==> flow/design.v <==
module edge_detector (
    input clock,
    input resetn,
    input increment_button,
    input tunning,
    output reg increment_signal
);
reg increment_button_prev;
reg reset_delay;  
always @(posedge clock or negedge resetn) begin
    if (!resetn) begin
        increment_button_prev <= 0;
        increment_signal <= 0;
        reset_delay <= 1'b1;  
    end else begin
        if (reset_delay != 1'b0) begin
            reset_delay <= reset_delay - 1'b1;
            increment_signal <= 0;  
        end else begin
            if (!increment_button_prev && increment_button && tunning) begin
                increment_signal <= 1;  
            end else begin
                increment_signal <= 0;  
            end
        end
        increment_button_prev <= increment_button;  
    end
end
endmodule
module my_counter #
(
    parameter counter_size = 31,
    parameter counter_limit = 32'd50000000
)
(
    input clock,
    input resetn,
    input enable,
    output reg [counter_size:0] counter
);
always @ (posedge clock or negedge resetn)
begin
    if (resetn == 1'b0) begin
        counter <= 'b0;
    end
    else begin
        if (enable == 1'b1) begin
            if (counter == counter_limit) begin
                counter <= 'b0;
            end
            else begin
                counter <= counter + 1'b1;
            end    
        end
        else begin
            counter <= counter;
        end
    end
end
endmodule
module my_signal_pulse #(
	parameter signal_period_one = 32'd50000000
)
(
input clock,
input resetn,
input [31:0] counter, 
output reg signal_gen
);
always @ (posedge clock or negedge resetn)
begin
  if(resetn == 1'b0) begin
    signal_gen <= 1'b0;
   end  
   else begin
	if(counter == signal_period_one) begin
		signal_gen <= 1'b1;
	end
	else begin
		signal_gen <= 1'b0;
	end
   end 
end
endmodule
module my_decoder (
    input clock,
    input resetn,
    input [31:0] seconds_in,
    input [31:0] minutes_in,
    input [31:0] hours_in,
    output reg [47:0] segment_out  
);
function [7:0] digit_to_segment;
    input [3:0] digit;
    case (digit)
        4'd0: digit_to_segment = 8'b11000000;  
        4'd1: digit_to_segment = 8'b11111001;  
        4'd2: digit_to_segment = 8'b10100100;  
        4'd3: digit_to_segment = 8'b10110000;  
        4'd4: digit_to_segment = 8'b10011001;  
        4'd5: digit_to_segment = 8'b10010010;  
        4'd6: digit_to_segment = 8'b10000010;  
        4'd7: digit_to_segment = 8'b11111000;  
        4'd8: digit_to_segment = 8'b10000000;  
        4'd9: digit_to_segment = 8'b10010000;  
        default: digit_to_segment = 8'b11000000;  
    endcase
endfunction
always @(posedge clock or negedge resetn) begin
    if (!resetn) begin
        segment_out <= {digit_to_segment(4'd0), digit_to_segment(4'd0), digit_to_segment(4'd0),
		  digit_to_segment(4'd0), digit_to_segment(4'd0), digit_to_segment(4'd0)};  
    end else begin
        if (seconds_in < 32'd60 && minutes_in < 32'd60 && hours_in < 32'd24) begin
            segment_out[7:0]   <= digit_to_segment(seconds_in % 10);  
            segment_out[15:8]  <= digit_to_segment(seconds_in / 10);  
            segment_out[23:16] <= digit_to_segment(minutes_in % 10);  
            segment_out[31:24] <= digit_to_segment(minutes_in / 10);  
            segment_out[39:32] <= digit_to_segment(hours_in % 10);    
            segment_out[47:40] <= digit_to_segment(hours_in / 10);    
        end else begin
            segment_out <= {digit_to_segment(4'd0), digit_to_segment(4'd0), digit_to_segment(4'd0), 
				digit_to_segment(4'd0), digit_to_segment(4'd0), digit_to_segment(4'd0)}; 
        end
    end
end
endmodule
module my_top_architecture (
    input clock,
    input resetn,
    input tunning,  
    input mode_switch,  
    input increment_button,  
    output wire [47:0] segment_out
);
wire [31:0] main_counter;
wire [31:0] seconds_counter;
wire [31:0] minutes_counter;
wire [31:0] hours_counter;
wire enable_seconds_counter;
wire enable_minutes_counter;
wire enable_hours_counter;
wire increment_signal;  
edge_detector edge_detector_inst (
    .clock(clock),
    .resetn(resetn),
    .increment_button(increment_button),
    .tunning(tunning),
    .increment_signal(increment_signal)
);
my_counter #(
    .counter_size(31),
    .counter_limit(32'd999)  
) main_counter_inst (
    .clock(clock),
    .resetn(resetn),
    .enable(1'b1),  
    .counter(main_counter)
);
my_signal_pulse #(
    .signal_period_one(32'd999)  
) my_signal_pulse_inst (
    .clock(clock),
    .resetn(resetn),
    .counter(main_counter),
    .signal_gen(enable_seconds_counter)  
);
my_counter #(
    .counter_size(31),
    .counter_limit(32'd59)  
) seconds_counter_inst (
    .clock(clock),
    .resetn(resetn),
    .enable(enable_seconds_counter && !tunning),  
    .counter(seconds_counter)
);
assign enable_minutes_counter = (enable_seconds_counter && (seconds_counter == 32'd59) && !tunning);
my_counter #(
    .counter_size(31),
    .counter_limit(32'd59)
) minutes_counter_inst (
    .clock(clock),
    .resetn(resetn),
    .enable(enable_minutes_counter || (increment_signal && mode_switch)),  
    .counter(minutes_counter)
);
assign enable_hours_counter = (enable_minutes_counter && (minutes_counter == 32'd59) && !tunning);
my_counter #(
    .counter_size(31),
    .counter_limit(32'd23)  
) hours_counter_inst (
    .clock(clock),
    .resetn(resetn),
    .enable(enable_hours_counter || (increment_signal && !mode_switch)),  
    .counter(hours_counter)
);
my_decoder my_decoder_inst (
    .clock(clock),
    .resetn(resetn),
    .seconds_in(seconds_counter),
    .minutes_in(minutes_counter),
    .hours_in(hours_counter),
    .segment_out(segment_out)
);
endmodule
==> Step by step through the tools: my_top_architecture <==
The steps from the RTL of my_top_architecture to its reports follow in flow order.
Line numbers count from 1 in the design file above.
Operators: Yosys type, input widths -> output width; for muxes data width and select width s.
Library cell names are shortened.
{ "design": {"design": "my_top_architecture", "clock": "clock", "library": "sky130hd", "corner": "tt_025C_1v80"} }

==> Elaborated design <==
Source: Yosys, flattened and elaborated, memories not mapped. Widths are those after wreduce; folded enables and synchronous resets count as part of the registers. Registers that Yosys merges into a memory's read port (data or address) are not register bits. Print and check cells do not count. Equal cells are merged and count once.
Yosys's memory passes give these memory sizes; they may raise the number of words (mostly to a power of two), join words into wider ones and drop unused or constant bits.
{ "word_totals": {"word_cells": 63, "n_memories": 6, "output_inout_bits": 48, "ff_bits": 180, "mem_bits_ro": 672, "inputBits": 5} }
{ "classes": {"n_cmp": 3, "n_reduce_logical": 16, "n_addsub": 5, "muxes": 14, "div_mod_pow": 6, "n_eq": 4} }
{ "memory_table": {"columns": ["name", "size", "word_bits", "rd", "write_ports", "line", "text"], "rows": [
  ["(no name shown)", 16, 7, 1, 0, 95, "case (digit)"],
  ["(no name shown)", 16, 7, 1, 0, 95, null],
  ["(no name shown)", 16, 7, 1, 0, 95, null],
  ["(no name shown)", 16, 7, 1, 0, 95, null],
  ["(no name shown)", 16, 7, 1, 0, 95, null],
  ["(no name shown)", 16, 7, 1, 0, 95, null]
]} }
{ "ops": {"columns": ["op", "n"], "rows": [
  ["$div 32x4->32 const B", 3],
  ["$mod 32x4->32 const B", 3],
  ["$add 32x1->32 const B", 4],
  ["$mux 32", 4],
  ["$lt 32x6->1 const B", 2],
  ["$eq 32x6->1 const B", 2],
  ["$mux 8", 6],
  ["$eq 32x10->1 const B", 1],
  ["$lt 32x5->1 const B", 1],
  ["$eq 32x5->1 const B", 1],
  ["$logic_and 1x1->1", 11],
  ["$mux 1", 4],
  ["$logic_not 1->1", 3],
  ["$logic_or 1x1->1", 2],
  ["$sub 1x1->1 const B", 1]
]} }

==> Depth <==
Longest topological path by Yosys (ltp), each cell counted once; first at word level (registers and memories cut), then after technology mapping (sequential cells cut; the memories' decode and read muxes count).
{ "depth": {"ltp_word": 6, "ABC_AREA": 1, "depth_mapped": 141, "depth_no_buf": 141} }

==> Netlist <==
Yosys stat after the flow's synthesis: flattened, memories mapped to cells. It holds for the ABC_AREA given above (unset counts as 0); a run with the other value may have another netlist.
{ "mapped": {"seq_area_mm2": 0.0043629, "buf_cells": 30, "yosys_area_mm2": 0.0170288, "flip_flops": 174, "cells": 2582} }
{ "types": {"columns": ["cell", "n", "type_area_um2"], "rows": [
  ["dfrtp_1", 167, 4.18E+03],
  ["nand2_1", 624, 2.34E+03],
  ["nand3_1", 363, 1.82E+03],
  ["nand2_2", 231, 1.45E+03],
  ["inv_1", 324, 1.22E+03],
  ["nand3_2", 70, 700.672],
  ["nand2_4", 57, 641.866],
  ["nor2_1", 148, 555.533],
  ["xor2_1", 61, 534.262],
  ["ha_1", 40, 500.48],
  ["inv_2", 92, 345.331],
  ["a21oi_1", 65, 325.312],
  ["nor3_1", 57, 285.274],
  ["nand4_1", 41, 256.496],
  ["nor4_1", 32, 200.192],
  ["o21ai_0", 39, 195.187],
  ["dfstp_2", 7, 183.926],
  ["o21ai_1", 23, 115.11]
]} }
Other cell types: 48; their cells: 141.

==> Path before layout <==
Source: OpenSTA report_checks on the synthesized netlist (no wires, ideal clock, input and output delay 20% of the period each), path of least setup slack; recovery checks are left aside. Register names are those of the netlist, which keeps one name where synthesis merged equal registers.
{ "synth_path": {"path_kind": "reg2reg", "start": "register minutes_counter_inst.counter[31]", "end": "register my_decoder_inst.segment_out[20]", "t_required_ns": 14.881, "path_delay_ns": 9.938, "t_arrival_ns": 9.819, "launch_ns": 0.000, "clock_period_ns": 15.0, "n_path_buf": 2, "setup_ns": 0.119, "setup_slack_ns": 5.062, "path_stages": 134, "synth_period_reached_ns": 9.938} }
"path_delay_ns" is the arrival time less input delay plus setup time.
"path_stages": output pins that drive a net of the path, with the launching flip-flop's if there is one; two outputs of one cell count as two.
"synth_period_reached_ns" = period - worst setup slack (recovery checks aside). The figure is calculated, with input and output delays left at 20% of the set period.
At most two assigning lines are given for a register; there are more.
{ "synth_between": {"cell_sequence": "dfrtp_1 -> buf_6 -> a21oi_1 -> o21bai_1 -> nand2_2 -> nand2_2 -> nand2_2 -> nand3_2 -> nand2_2 -> nand2_2 -> nand2_2 -> nand2_2 -> nand2_4 -> nand2_2 -> nand2_2 -> nand3_2 -> nand2_2 -> nand2_1 -> (+98 left out) -> buf_6 -> nand2_2 -> nand2_2 -> nand2_4 -> nand2_4 -> nand2_4 -> nand3_1 -> nand2_2 -> inv_2 -> nand2_4 -> nand2_1 -> nand2_1 -> inv_1 -> ha_1 -> inv_1 -> nor2_1 -> a21oi_1 -> nor2_1", "cone_cells": 6, "cone_lines": 3, "cone_classes": "1 x div; 1 x compare; 1 x mux; 2 x reduce/logical; 1 x memory"} }
{ "synth_rtl": {"columns": ["item", "line", "text"], "rows": [
  ["start: declaration", 39, "output reg [counter_size:0] counter"],
  ["start: assignment", 52, "counter <= counter + 1'b1;"],
  ["start: assignment", 56, "counter <= counter;"],
  ["end: assignment", 111, "segment_out <= {digit_to_segment(4'd0), digit_to_segment(4'd0), digit_to_segment(4'd0),"],
  ["end: assignment", 117, "segment_out[23:16] <= digit_to_segment(minutes_in % 10);"],
  ["end: declaration", 91, "output reg [47:0] segment_out"]
]} }
No chain of elaborated cells between the ends is given.

==> Worst path after layout <==
Path of least setup slack in the final report of flow run 2 (OpenROAD, finished layout, wires in). Where an end is a register, its clock arrival counts in the times.
{ "layout_path": {"path_kind": "reg2reg", "start": "register seconds_counter_inst.counter[29]", "end": "register my_decoder_inst.segment_out[4]", "n_path_buf": 0, "setup_slack_ns": 2.19, "t_required_ns": 14.77, "setup_ns": 0.11, "clock_period_ns": 14.4, "launch_ns": 0.49, "t_arrival_ns": 12.59, "path_stages": 125} }
At most two assigning lines are given for a register; there are more.
{ "layout_between": {"cell_sequence": "dfrtp_1 -> inv_2 -> a21oi_1 -> nand2_1 -> nand2_1 -> nand2_2 -> nand2_1 -> nand2_1 -> nand2_2 -> nand2_2 -> nand2_1 -> nand3_2 -> nand2_2 -> nand2_1 -> nand2_1 -> nand2_1 -> inv_1 -> nand2_1 -> (+89 left out) -> nand3_2 -> nand2_2 -> nand2_1 -> nand3_1 -> nand2_2 -> nand2_4 -> nand2_2 -> nand3_1 -> nand2_2 -> nand2_4 -> nand2_1 -> nand2_1 -> inv_1 -> ha_1 -> inv_1 -> nor2_1 -> a21oi_1 -> nor2_1", "cone_cells": 6, "cone_lines": 3, "cone_classes": "1 x div; 1 x compare; 1 x mux; 2 x reduce/logical; 1 x memory"} }
{ "layout_rtl": {"columns": ["item", "line", "text"], "rows": [
  ["start: declaration", 39, "output reg [counter_size:0] counter"],
  ["start: assignment", 52, "counter <= counter + 1'b1;"],
  ["start: assignment", 56, "counter <= counter;"],
  ["end: assignment", 111, "segment_out <= {digit_to_segment(4'd0), digit_to_segment(4'd0), digit_to_segment(4'd0),"],
  ["end: assignment", 115, "segment_out[7:0]   <= digit_to_segment(seconds_in % 10);"],
  ["end: declaration", 91, "output reg [47:0] segment_out"]
]} }
No chain of elaborated cells between the ends is given.

Module my_top_architecture, platform sky130hd: 4 stored runs of the flow (Yosys, OpenROAD) with differing settings, in no particular order. Input and output delays are each 20% of the period that was set; the output load is 0.01 pF.
"achieved_period_ns" is the run's clock period less its worst setup slack. It is reckoned from that one timing run; input and output delays stay at 20% of the period that was set.
"critical_path_time_ns" is the time allowed to the run's worst setup path (the clock period less input and output delay, where it has them) less its slack. Clock arrival times count: a late capture clock shortens it, a late launch clock lengthens it.
[
  {
    "run": "flow run 1",
    "settings": { "ABC_AREA": 1, "CAP_MARGIN": 0, "CELL_PAD_IN_SITES_DETAIL_PLACEMENT": 2, "CORE_ASPECT_RATIO": 1.14, "CORE_MARGIN": 6, "CORE_UTILIZATION": 34, "CTS_CLUSTER_DIAMETER": 86, "CTS_CLUSTER_SIZE": 18, "GPL_ROUTABILITY_DRIVEN": 0, "HOLD_SLACK_MARGIN": 0.15, "MAX_ROUTING_LAYER": "met5", "MIN_ROUTING_LAYER": "met2", "PLACE_DENSITY": 0.8, "SETUP_SLACK_MARGIN": 0.49, "SLEW_MARGIN": 0, "TNS_END_PERCENT": 20, "period_ns": 14.4 },
    "outcome": "unfinished; error GRT-0116 in routing"
  },
  {
    "run": "flow run 2",
    "settings": { "ABC_AREA": 1, "CAP_MARGIN": 0, "CELL_PAD_IN_SITES_DETAIL_PLACEMENT": 2, "CORE_MARGIN": 6, "CORE_UTILIZATION": 34, "CTS_CLUSTER_SIZE": 75, "GPL_ROUTABILITY_DRIVEN": 0, "MAX_ROUTING_LAYER": "met5", "MIN_ROUTING_LAYER": "met1", "PLACE_DENSITY_LB_ADDON": 0.05, "SETUP_SLACK_MARGIN": 0.49, "SLEW_MARGIN": 5, "TNS_END_PERCENT": 20, "period_ns": 14.4 },
    "results": { "yosys_chip_area_mm2": 0.0170288, "hold_worst_slack_ns": 0.465, "critical_path_time_ns": 12.21, "timing.worst_path_kind": "reg2reg", "fin_ws_ns": 2.187, "achieved_period_ns": 12.213, "final_die_area_mm2": 0.0555993, "final_stdcell_area_mm2": 0.0187104, "final_util_pct": 38.1, "setup_tns_ns": 0.000 }
  },
  {
    "run": "flow run 3",
    "settings": { "ABC_AREA": 0, "CELL_PAD_IN_SITES_DETAIL_PLACEMENT": 2, "CORE_MARGIN": 6, "CORE_UTILIZATION": 34, "GPL_ROUTABILITY_DRIVEN": 1, "MAX_ROUTING_LAYER": "met5", "MIN_ROUTING_LAYER": "met2", "PLACE_DENSITY_LB_ADDON": 0.05, "SETUP_SLACK_MARGIN": 0.49, "SLEW_MARGIN": 5, "period_ns": 14.4, "CAP_MARGIN": 20 },
    "results": { "hold_worst_slack_ns": 0.402, "yosys_chip_area_mm2": 0.023435, "final_die_area_mm2": 0.0753722, "critical_path_time_ns": 13.27, "timing.worst_path_kind": "reg2reg", "final_stdcell_area_mm2": 0.024984, "achieved_period_ns": 13.265, "fin_ws_ns": 1.135, "final_util_pct": 36.9, "setup_tns_ns": 0.000 }
  },
  {
    "run": "flow run 4",
    "settings": { "ABC_AREA": 1, "CELL_PAD_IN_SITES_GLOBAL_PLACEMENT": 2, "CORE_MARGIN": 5, "CORE_UTILIZATION": 68, "GPL_ROUTABILITY_DRIVEN": 0, "MIN_ROUTING_LAYER": "met1", "SETUP_SLACK_MARGIN": 1.2, "TNS_END_PERCENT": 75, "period_ns": 11.3, "CAP_MARGIN": 20, "SLEW_MARGIN": 20 },
    "outcome": "unfinished; error GPL-0301 in placement"
  }
]
